==> flow/design.v <==
module master (
	input wire clk,
	input wire rst_n,
	input wire [4:0] paddr,
	input wire [31:0] pwdata,
	input wire pwrite_in,
	input wire pready,
	output reg psel,
	output reg penable,
	output reg pwrite,
	output reg [4:0] paddr_out,
	output reg [31:0] pwdata_out
);
reg [1:0] state, next_state;
localparam IDLE = 2'b00;
localparam SETUP = 2'b01;
localparam ACCESS = 2'b10;
localparam WAIT = 2'b11;
always @(posedge clk or negedge rst_n) begin
	if(!rst_n) begin
		state <= IDLE;
	end else begin
		state <= next_state;
	end
end
always @(*) begin
	case (state)
		IDLE: begin
			next_state <=  SETUP; 
		end
		SETUP: begin
			next_state <= ACCESS;
		end
		ACCESS: begin
			next_state <= (pready) ? IDLE : WAIT;
		end
		WAIT: begin
			next_state <= (pready) ? IDLE : WAIT;
		end
	endcase
end
always @(posedge clk or negedge rst_n) begin
	if(!rst_n) begin
		psel <= 1'b0;
		penable <= 1'b0;
		pwrite <= 1'b0;
		paddr_out = 5'h00;
		pwdata_out = 32'h00000000;
	end else begin
		case (state) 
			IDLE: begin
				psel <= 1'b0;
				penable <= 1'b0;
				pwrite <= 1'b0;
			end
			SETUP: begin
				psel <= 1'b1;
				pwrite <= pwrite_in;
			end
			ACCESS: begin
				penable <= 1'b1;
				if(!pready) begin
					paddr_out <= paddr;
					pwdata_out <= pwdata;
				end 
			end
			WAIT: begin	
				if(!pready) begin
					paddr_out <= paddr;
					pwdata_out <= pwdata;
				end
			end
		endcase
	end
end	
endmodule
module slave (
	input wire clk,
	input wire rst_n,
	input wire psel,
	input wire penable,
	input wire pwrite,
	input wire [4:0] paddr,
	input wire [31:0] pwdata,
	output reg pready,
	output reg [31:0] data
);
reg [1:0] state, next_state;
reg [31:0] memory[31:0];
integer i;
reg [2:0] slave_time;
localparam IDLE = 2'b00;
localparam SETUP = 2'b01;
localparam ACCESS = 2'b10;
always @(posedge clk or negedge rst_n) begin
	if(!rst_n) begin
		state <= IDLE;
	end else begin
		state <= next_state;
	end
end
always @(*) begin
	case (state) 
		IDLE: next_state <= (psel) ? SETUP : IDLE; 
		SETUP: next_state <= (psel && penable) ? ACCESS : SETUP;
		ACCESS: next_state <= IDLE;
		default: next_state <= IDLE;
	endcase
end
always @(posedge clk or negedge rst_n) begin
	if(!rst_n) begin
		pready <= 1'b0;
		data <= 32'h00000000;
		for(i = 0; i < 32; i = i + 1) begin
			memory[i] <= 32'h00000000;
		end
		slave_time <= 3'b000;
	end else begin
		if(state == ACCESS) begin
			if(slave_time == 3'b100) begin
				if(pwrite) begin
					memory[paddr] <= pwdata;
					pready <= 1'b1;
					data <= 32'h00000000;
				end else begin
					data <= memory[paddr];
					pready <= 1'b1;
				end
				slave_time <= 3'b000;
			end else begin
				slave_time <= slave_time + 1'b1;
			end
		end else begin
			pready <= 1'b0;
		end
	end
end
endmodule
module top(
	input wire clk,
	input wire rst_n,
	input wire [4:0] paddr,
	input wire [31:0] pwdata,
	input wire pwrite_in,
	output reg [31:0] data,
	output reg pready
);
wire psel, penable, pwrite, pready_internal;
wire [4:0] paddr_internal;
wire [31:0] pwdata_internal, data_out;
master ic1 (
	.clk(clk),
	.rst_n(rst_n),
	.paddr(paddr),
	.pwdata(pwdata),
	.pwrite_in(pwrite_in),
	.pready(pready_internal),
	.psel(psel),
	.penable(penable),
	.pwrite(pwrite),
	.paddr_out(paddr_internal),
	.pwdata_out(pwdata_internal)
);
slave ic2 (
	.clk(clk),
	.rst_n(rst_n),
	.psel(psel),
	.penable(penable),
	.pwrite(pwrite),
	.paddr(paddr_internal),
	.pwdata(pwdata_internal),
	.pready(pready_internal),
	.data(data_out)
);
always @(*) begin
	pready <= pready_internal;
	data <= data_out;
end
endmodule
Appendix: tool output

Tool chain data of top
Tool output for the design above before and after an edit, in the order of the flow. "original" refers to lines of the RTL above, "edited" to lines of the edited file. "difference": "edited" minus "original" as printed here. "rel. change": 100 x difference / "original". Operators: Yosys type, input widths -> output width; for muxes data width and select width s. Cell names lack the library's common part. The mark n/a stands for no value.

Top module: top. Clock input: clk. Standard-cell library: sky130hd. Timing corner: tt_025C_1v80.

Diff
The edit as a unified diff against the file above. This change comes from a script, not from a designer. The edited design behaves differently; no optimisation was intended.

```diff
@@ -117,5 +117,5 @@
 		slave_time <= 3'b000;
 	end else begin
-		if(state == ACCESS) begin
+		if(state != ACCESS) begin
 			if(slave_time == 3'b100) begin
 				if(pwrite) begin
```

Word-level counts
Counts by Yosys on the flattened word-level netlist (proc, flatten, opt, wreduce). Print and check cells are left out.

Operators by class: shifts and indexed selects (original 0, edited 0, difference 0); order comparisons (original 0, edited 0, difference 0); bitwise gates (word level) (original 0, edited 0, difference 0); mux-type cells (original 17, edited 17, difference 0, rel. change 0.00%); add/sub/neg operators (original 1, edited 1, difference 0, rel. change 0.00%); multiply operators (original 0, edited 0, difference 0); equal/unequal tests (original 39, edited 39, difference 0, rel. change 0.00%); reduce/logical cells (original 42, edited 42, difference 0, rel. change 0.00%); div/mod/pow operators (original 0, edited 0, difference 0).

Operators by type and width: $eq 2x2->1 const B (original 3, edited 2, difference -1, rel. change -33.33%); $ne 2x2->1 const B (original 2, edited 3, difference +1, rel. change +50.00%).

Unchanged operator kinds not shown: 24.

Word-level totals: RAM bits (original 0, edited 0, difference 0); clocked read ports x word width (original 0, edited 0, difference 0); register bits after elaboration (original 1104, edited 1104, difference 0, rel. change 0.00%); ROM bits (original 0, edited 0, difference 0); bits in latches (original 0, edited 0, difference 0); memories kept (original 0, edited 0, difference 0).

Depth
Depth = most cells in a row (Yosys ltp): at word level without a register or memory, in the mapped netlist without a sequential cell, where the memories' decode and read muxes count.

Depth: depth in word-level cells (original 4, edited 4, difference 0, rel. change 0.00%); ABC_AREA (original 0, edited 0); mapped depth (original 10, edited 10, difference 0, rel. change 0.00%).

After synthesis
Source: synth_stat.txt of the flow (Yosys; design flattened, memories mapped). It holds for the ABC_AREA given above (unset counts as 0); a run with the other value may have another netlist.

Cell types: and3_1 (original 159, edited 73, difference -86, rel. change -54.09%); a22oi_1 (original 263, edited 309, difference +46, rel. change +17.49%); mux2i_1 (original 9, edited 49, difference +40, rel. change +444.44%); nand3_1 (original 73, edited 37, difference -36, rel. change -49.32%); nor2_1 (original 29, edited 65, difference +36, rel. change +124.14%); nand2_1 (original 197, edited 232, difference +35, rel. change +17.77%); a221oi_1 (original 45, edited 12, difference -33, rel. change -73.33%); clkbuf_1 (original 178, edited 147, difference -31, rel. change -17.42%); buf_4 (original 16, edited 46, difference +30, rel. change +187.50%); nand3b_1 (original 27, edited 0, difference -27, rel. change -100.00%); mux2_2 (original 960, edited 978, difference +18, rel. change +1.88%); a2111oi_0 (original 45, edited 27, difference -18, rel. change -40.00%); buf_2 (original 146, edited 130, difference -16, rel. change -10.96%); o21ai_1 (original 25, edited 11, difference -14, rel. change -56.00%); nor3_1 (original 13, edited 26, difference +13, rel. change +100.00%); nand4_1 (original 51, edited 39, difference -12, rel. change -23.53%); a31oi_1 (original 2, edited 11, difference +9, rel. change +450.00%); nor4_1 (original 31, edited 23, difference -8, rel. change -25.81%).

Unchanged cell types not shown: 10. Not every row of either side is listed.

Mapped netlist: buffer cells (original 348, edited 332, difference -16, rel. change -4.60%); mapped cells (original 3697, edited 3668, difference -29, rel. change -0.78%); sequential part of the area (µm²) (original 27704.1, edited 27704.1, difference 0.0, rel. change 0.00%); synthesis area (µm²) (original 48607.9, edited 48716.7, difference +108.8, rel. change +0.22%); mapped flip-flops (original 1107, edited 1107, difference 0, rel. change 0.00%).

The figures by module come from a second, unflattened synthesis with its own total; it is not the netlist above.

Unflattened totals: cell total of the unflattened synthesis (original 3566, edited 3604, difference +38, rel. change +1.07%); area (unflattened synthesis) (µm²) (original 48781.8, edited 49294.8, difference +513.0, rel. change +1.05%).

Each row is one instance without its submodules.

By module, original: slave (instances 1, sequential area 26601.8 µm², area 47091.4 µm², cells 3473); master (instances 1, sequential area 1102.3 µm², area 1690.4 µm², cells 93); top (instances 1, sequential area 0.0 µm², area 0.0 µm², cells 0).

By module, edited: slave (instances 1, sequential area 26601.8 µm², area 47604.4 µm², cells 3511); master (instances 1, sequential area 1102.3 µm², area 1690.4 µm², cells 93); top (instances 1, sequential area 0.0 µm², area 0.0 µm², cells 0).

Worst setup path after synthesis
Path of least setup slack by OpenSTA after synthesis, without wires, with an ideal clock, recovery checks aside; 20% of the period is set as input and as output delay. Where synthesis merged equal registers, the netlist keeps one of their names.

Timing path post-synthesis: kind (original register to register, edited register to register); start (original reg ic2.slave_time[0], edited reg ic2.slave_time[0]); end (original reg ic2.memory[6][10], edited reg ic2.memory[11][10]); arrival time (ns) (original 2.045, edited 2.071, difference +0.026, rel. change +1.27%); path delay (ns) (original 2.170, edited 2.196, difference +0.026, rel. change +1.20%); stages on the path (original 8, edited 10, difference +2, rel. change +25.00%); setup slack (ns) (original 2.831, edited 2.804, difference -0.027); buffers on the path (original 2, edited 2, difference 0, rel. change 0.00%); launch time at the first pin (ns) (original 0.000, edited 0.000, difference 0.000); period (ns) (original 5.0, edited 5.0, difference 0.0, rel. change 0.00%); period reached after synthesis (ns) (original 2.169, edited 2.196, difference +0.027, rel. change +1.24%).

"path delay" is the arrival time less input delay plus setup time. "stages on the path": output pins that drive a net of the path, with the launching flip-flop's if there is one; two outputs of one cell count as two. "period reached after synthesis" = period - worst setup slack (recovery checks aside). The figure is calculated, with input and output delays left at 20% of the set period. The rows between start and end are the longest chain of elaborated cells between them; the timing report does not say that the signal goes this way. Where chains are equally long, one stands for them. A line is the first line of the expression or statement that the cell stems from. Yosys adds cells for indexed reads and writes and turns some case tables into memories. At most two assigning lines are given for a register; there are more.

Between the ends, post-synthesis, original:
Cell sequence: dfrtp_1 inv_1 ha_1 nand4_1 buf_2 nor3_2 buf_2 mux2_2. For length of the longest elaborated chain the number is 2.

RTL lines, path post-synthesis, original: start: declaration (RTL line 91) `reg [2:0] slave_time;`; start: assignment (RTL line 117) `slave_time <= 3'b000;`; start: assignment (RTL line 131) `slave_time <= slave_time + 1'b1;`; $eq 3x3->1 (RTL line 120) `if(slave_time == 3'b100) begin`; $reduce_and 4->1; end: assignment (RTL line 115) `memory[i] <= 32'h00000000;`; end: assignment (RTL line 122) `memory[paddr] <= pwdata;`; end: declaration (RTL line 89) `reg [31:0] memory[31:0];`.

Between the ends, post-synthesis, edited:
Cell sequence: dfrtp_1 inv_1 ha_1 nand2_1 nor2_1 nand2_1 buf_2 nor3_2 buf_2 mux2_2. For length of the longest elaborated chain the number is 2.

RTL lines, path post-synthesis, edited: start: declaration (RTL line 91) `reg [2:0] slave_time;`; start: assignment (RTL line 117) `slave_time <= 3'b000;`; start: assignment (RTL line 131) `slave_time <= slave_time + 1'b1;`; $eq 3x3->1 (RTL line 120) `if(slave_time == 3'b100) begin`; $reduce_and 4->1; end: assignment (RTL line 115) `memory[i] <= 32'h00000000;`; end: assignment (RTL line 122) `memory[paddr] <= pwdata;`; end: declaration (RTL line 89) `reg [31:0] memory[31:0];`.

Path in the finished layout
Path of least setup slack in the final report of each run of pair 1 (OpenROAD, finished layout, wires in). Where an end is a register, its clock arrival counts in the times.

Timing path post-layout: kind (original register to register, edited register to register); start (original reg ic1.paddr_out[0], edited reg ic2.slave_time[0]); end (original reg ic2.data[27], edited reg ic2.memory[15][23]); stages on the path (original 7, edited 9, difference +2, rel. change +28.57%); arrival time (ns) (original 4.38, edited 4.32, difference -0.06, rel. change -1.37%); period (ns) (original 5.0, edited 5.0, difference 0.0, rel. change 0.00%); setup slack (ns) (original 1.22, edited 1.25, difference +0.03); buffers on the path (original 0, edited 1, difference +1); launch time at the first pin (ns) (original 0.72, edited 0.71, difference -0.01, rel. change -1.39%).

The rows between start and end are the longest chain of elaborated cells between them; the timing report does not say that the signal goes this way. Where chains are equally long, one stands for them. At most two assigning lines are given for a register; there are more.

Between the ends, post-layout, original:
Cell sequence: dfrtp_2 or3b_1 nor2_4 a2111oi_0 nand4_1 nor3_1 o21ai_1. For length of the longest elaborated chain the number is 3.

RTL lines, path post-layout, original: start: declaration (RTL line 11) `output reg [4:0] paddr_out,`; start: assignment (RTL line 63) `paddr_out <= paddr;`; start: assignment (RTL line 69) `paddr_out <= paddr;`; $eq 5x5->1 (RTL line 126) `data <= memory[paddr];`; $pmux 32 s32 (RTL line 126); $mux 32 (RTL line 121) `if(pwrite) begin`; end: assignment (RTL line 124) `data <= 32'h00000000;`; end: assignment (RTL line 126); end: declaration (RTL line 86) `output reg [31:0] data`.

Between the ends, post-layout, edited:
Cell sequence: dfrtp_1 inv_1 ha_1 nand2_1 nor2_1 nand2_4 nor3_4 buf_4 mux2_2. For length of the longest elaborated chain the number is 2.

RTL lines, path post-layout, edited: start: declaration (RTL line 91) `reg [2:0] slave_time;`; start: assignment (RTL line 117) `slave_time <= 3'b000;`; start: assignment (RTL line 131) `slave_time <= slave_time + 1'b1;`; $eq 3x3->1 (RTL line 120) `if(slave_time == 3'b100) begin`; $reduce_and 4->1; end: assignment (RTL line 115) `memory[i] <= 32'h00000000;`; end: assignment (RTL line 122) `memory[paddr] <= pwdata;`; end: declaration (RTL line 89) `reg [31:0] memory[31:0];`.

Measured runs
Both versions went through the flow (Yosys, OpenROAD) with the same settings in each pair. Constraints: input delay and output delay 20% of the set period each, output load 0.01 pF.

Settings, pair 1:
The entry for CORE_UTILIZATION reads 40. The figure for PLACE_DENSITY is 0.6. period_ns: 5.0. For CAP_MARGIN the number is 20. The entry for CORE_MARGIN reads 2. SLEW_MARGIN: 20.

Measured results, pair 1: netlist area reported by Yosys (µm²) (original 48607.9, edited 48716.7, difference +108.8, rel. change +0.22%); power consumption (W) (original 0.017862, edited 0.018189, difference +0.000327, rel. change +1.83%); setup slack of the critical path (ns) (original 1.216, edited 1.246, difference +0.030); utilization of the finished layout (original 0.46, edited 0.459, difference -0.001); area of the standard cells in the finished layout (µm²) (original 55390.6, edited 55772.2, difference +381.6, rel. change +0.69%); overall die area (µm²) (original 124323.0, edited 124598.0, difference +275.0, rel. change +0.22%); period achieved (ns) (original 3.784, edited 3.754, difference -0.030, rel. change -0.79%); summed negative setup slack (ns) (original 0.000, edited 0.000, difference 0.000).

Settings, pair 2:
The entry for CORE_UTILIZATION reads 46. For GPL_TIMING_DRIVEN the number is 0. For PLACE_DENSITY_LB_ADDON the number is 0.24. The figure for SETUP_SLACK_MARGIN is 0.46. SLEW_MARGIN: 25. period_ns: 3.91. For CAP_MARGIN the number is 20. The entry for CORE_MARGIN reads 2.

Measured results, pair 2: netlist area reported by Yosys (µm²) (original 48607.9, edited 48716.7, difference +108.8, rel. change +0.22%); power consumption (W) (original 0.022964, edited 0.023055, difference +0.000091, rel. change +0.40%); setup slack of the critical path (ns) (original 0.286, edited 0.335, difference +0.049); utilization of the finished layout (original 0.536, edited 0.533, difference -0.003); area of the standard cells in the finished layout (µm²) (original 56307.8, edited 56056.3, difference -251.5, rel. change -0.45%); overall die area (µm²) (original 108287.0, edited 108524.0, difference +237.0, rel. change +0.22%); period achieved (ns) (original 3.624, edited 3.575, difference -0.049, rel. change -1.35%); summed negative setup slack (ns) (original 0.000, edited 0.000, difference 0.000).

"period achieved" is the run's clock period less its worst setup slack. It is reckoned from that one timing run; input and output delays stay at 20% of the period that was set. "power consumption": no workload was simulated; the value follows from the tool's default switching activity.
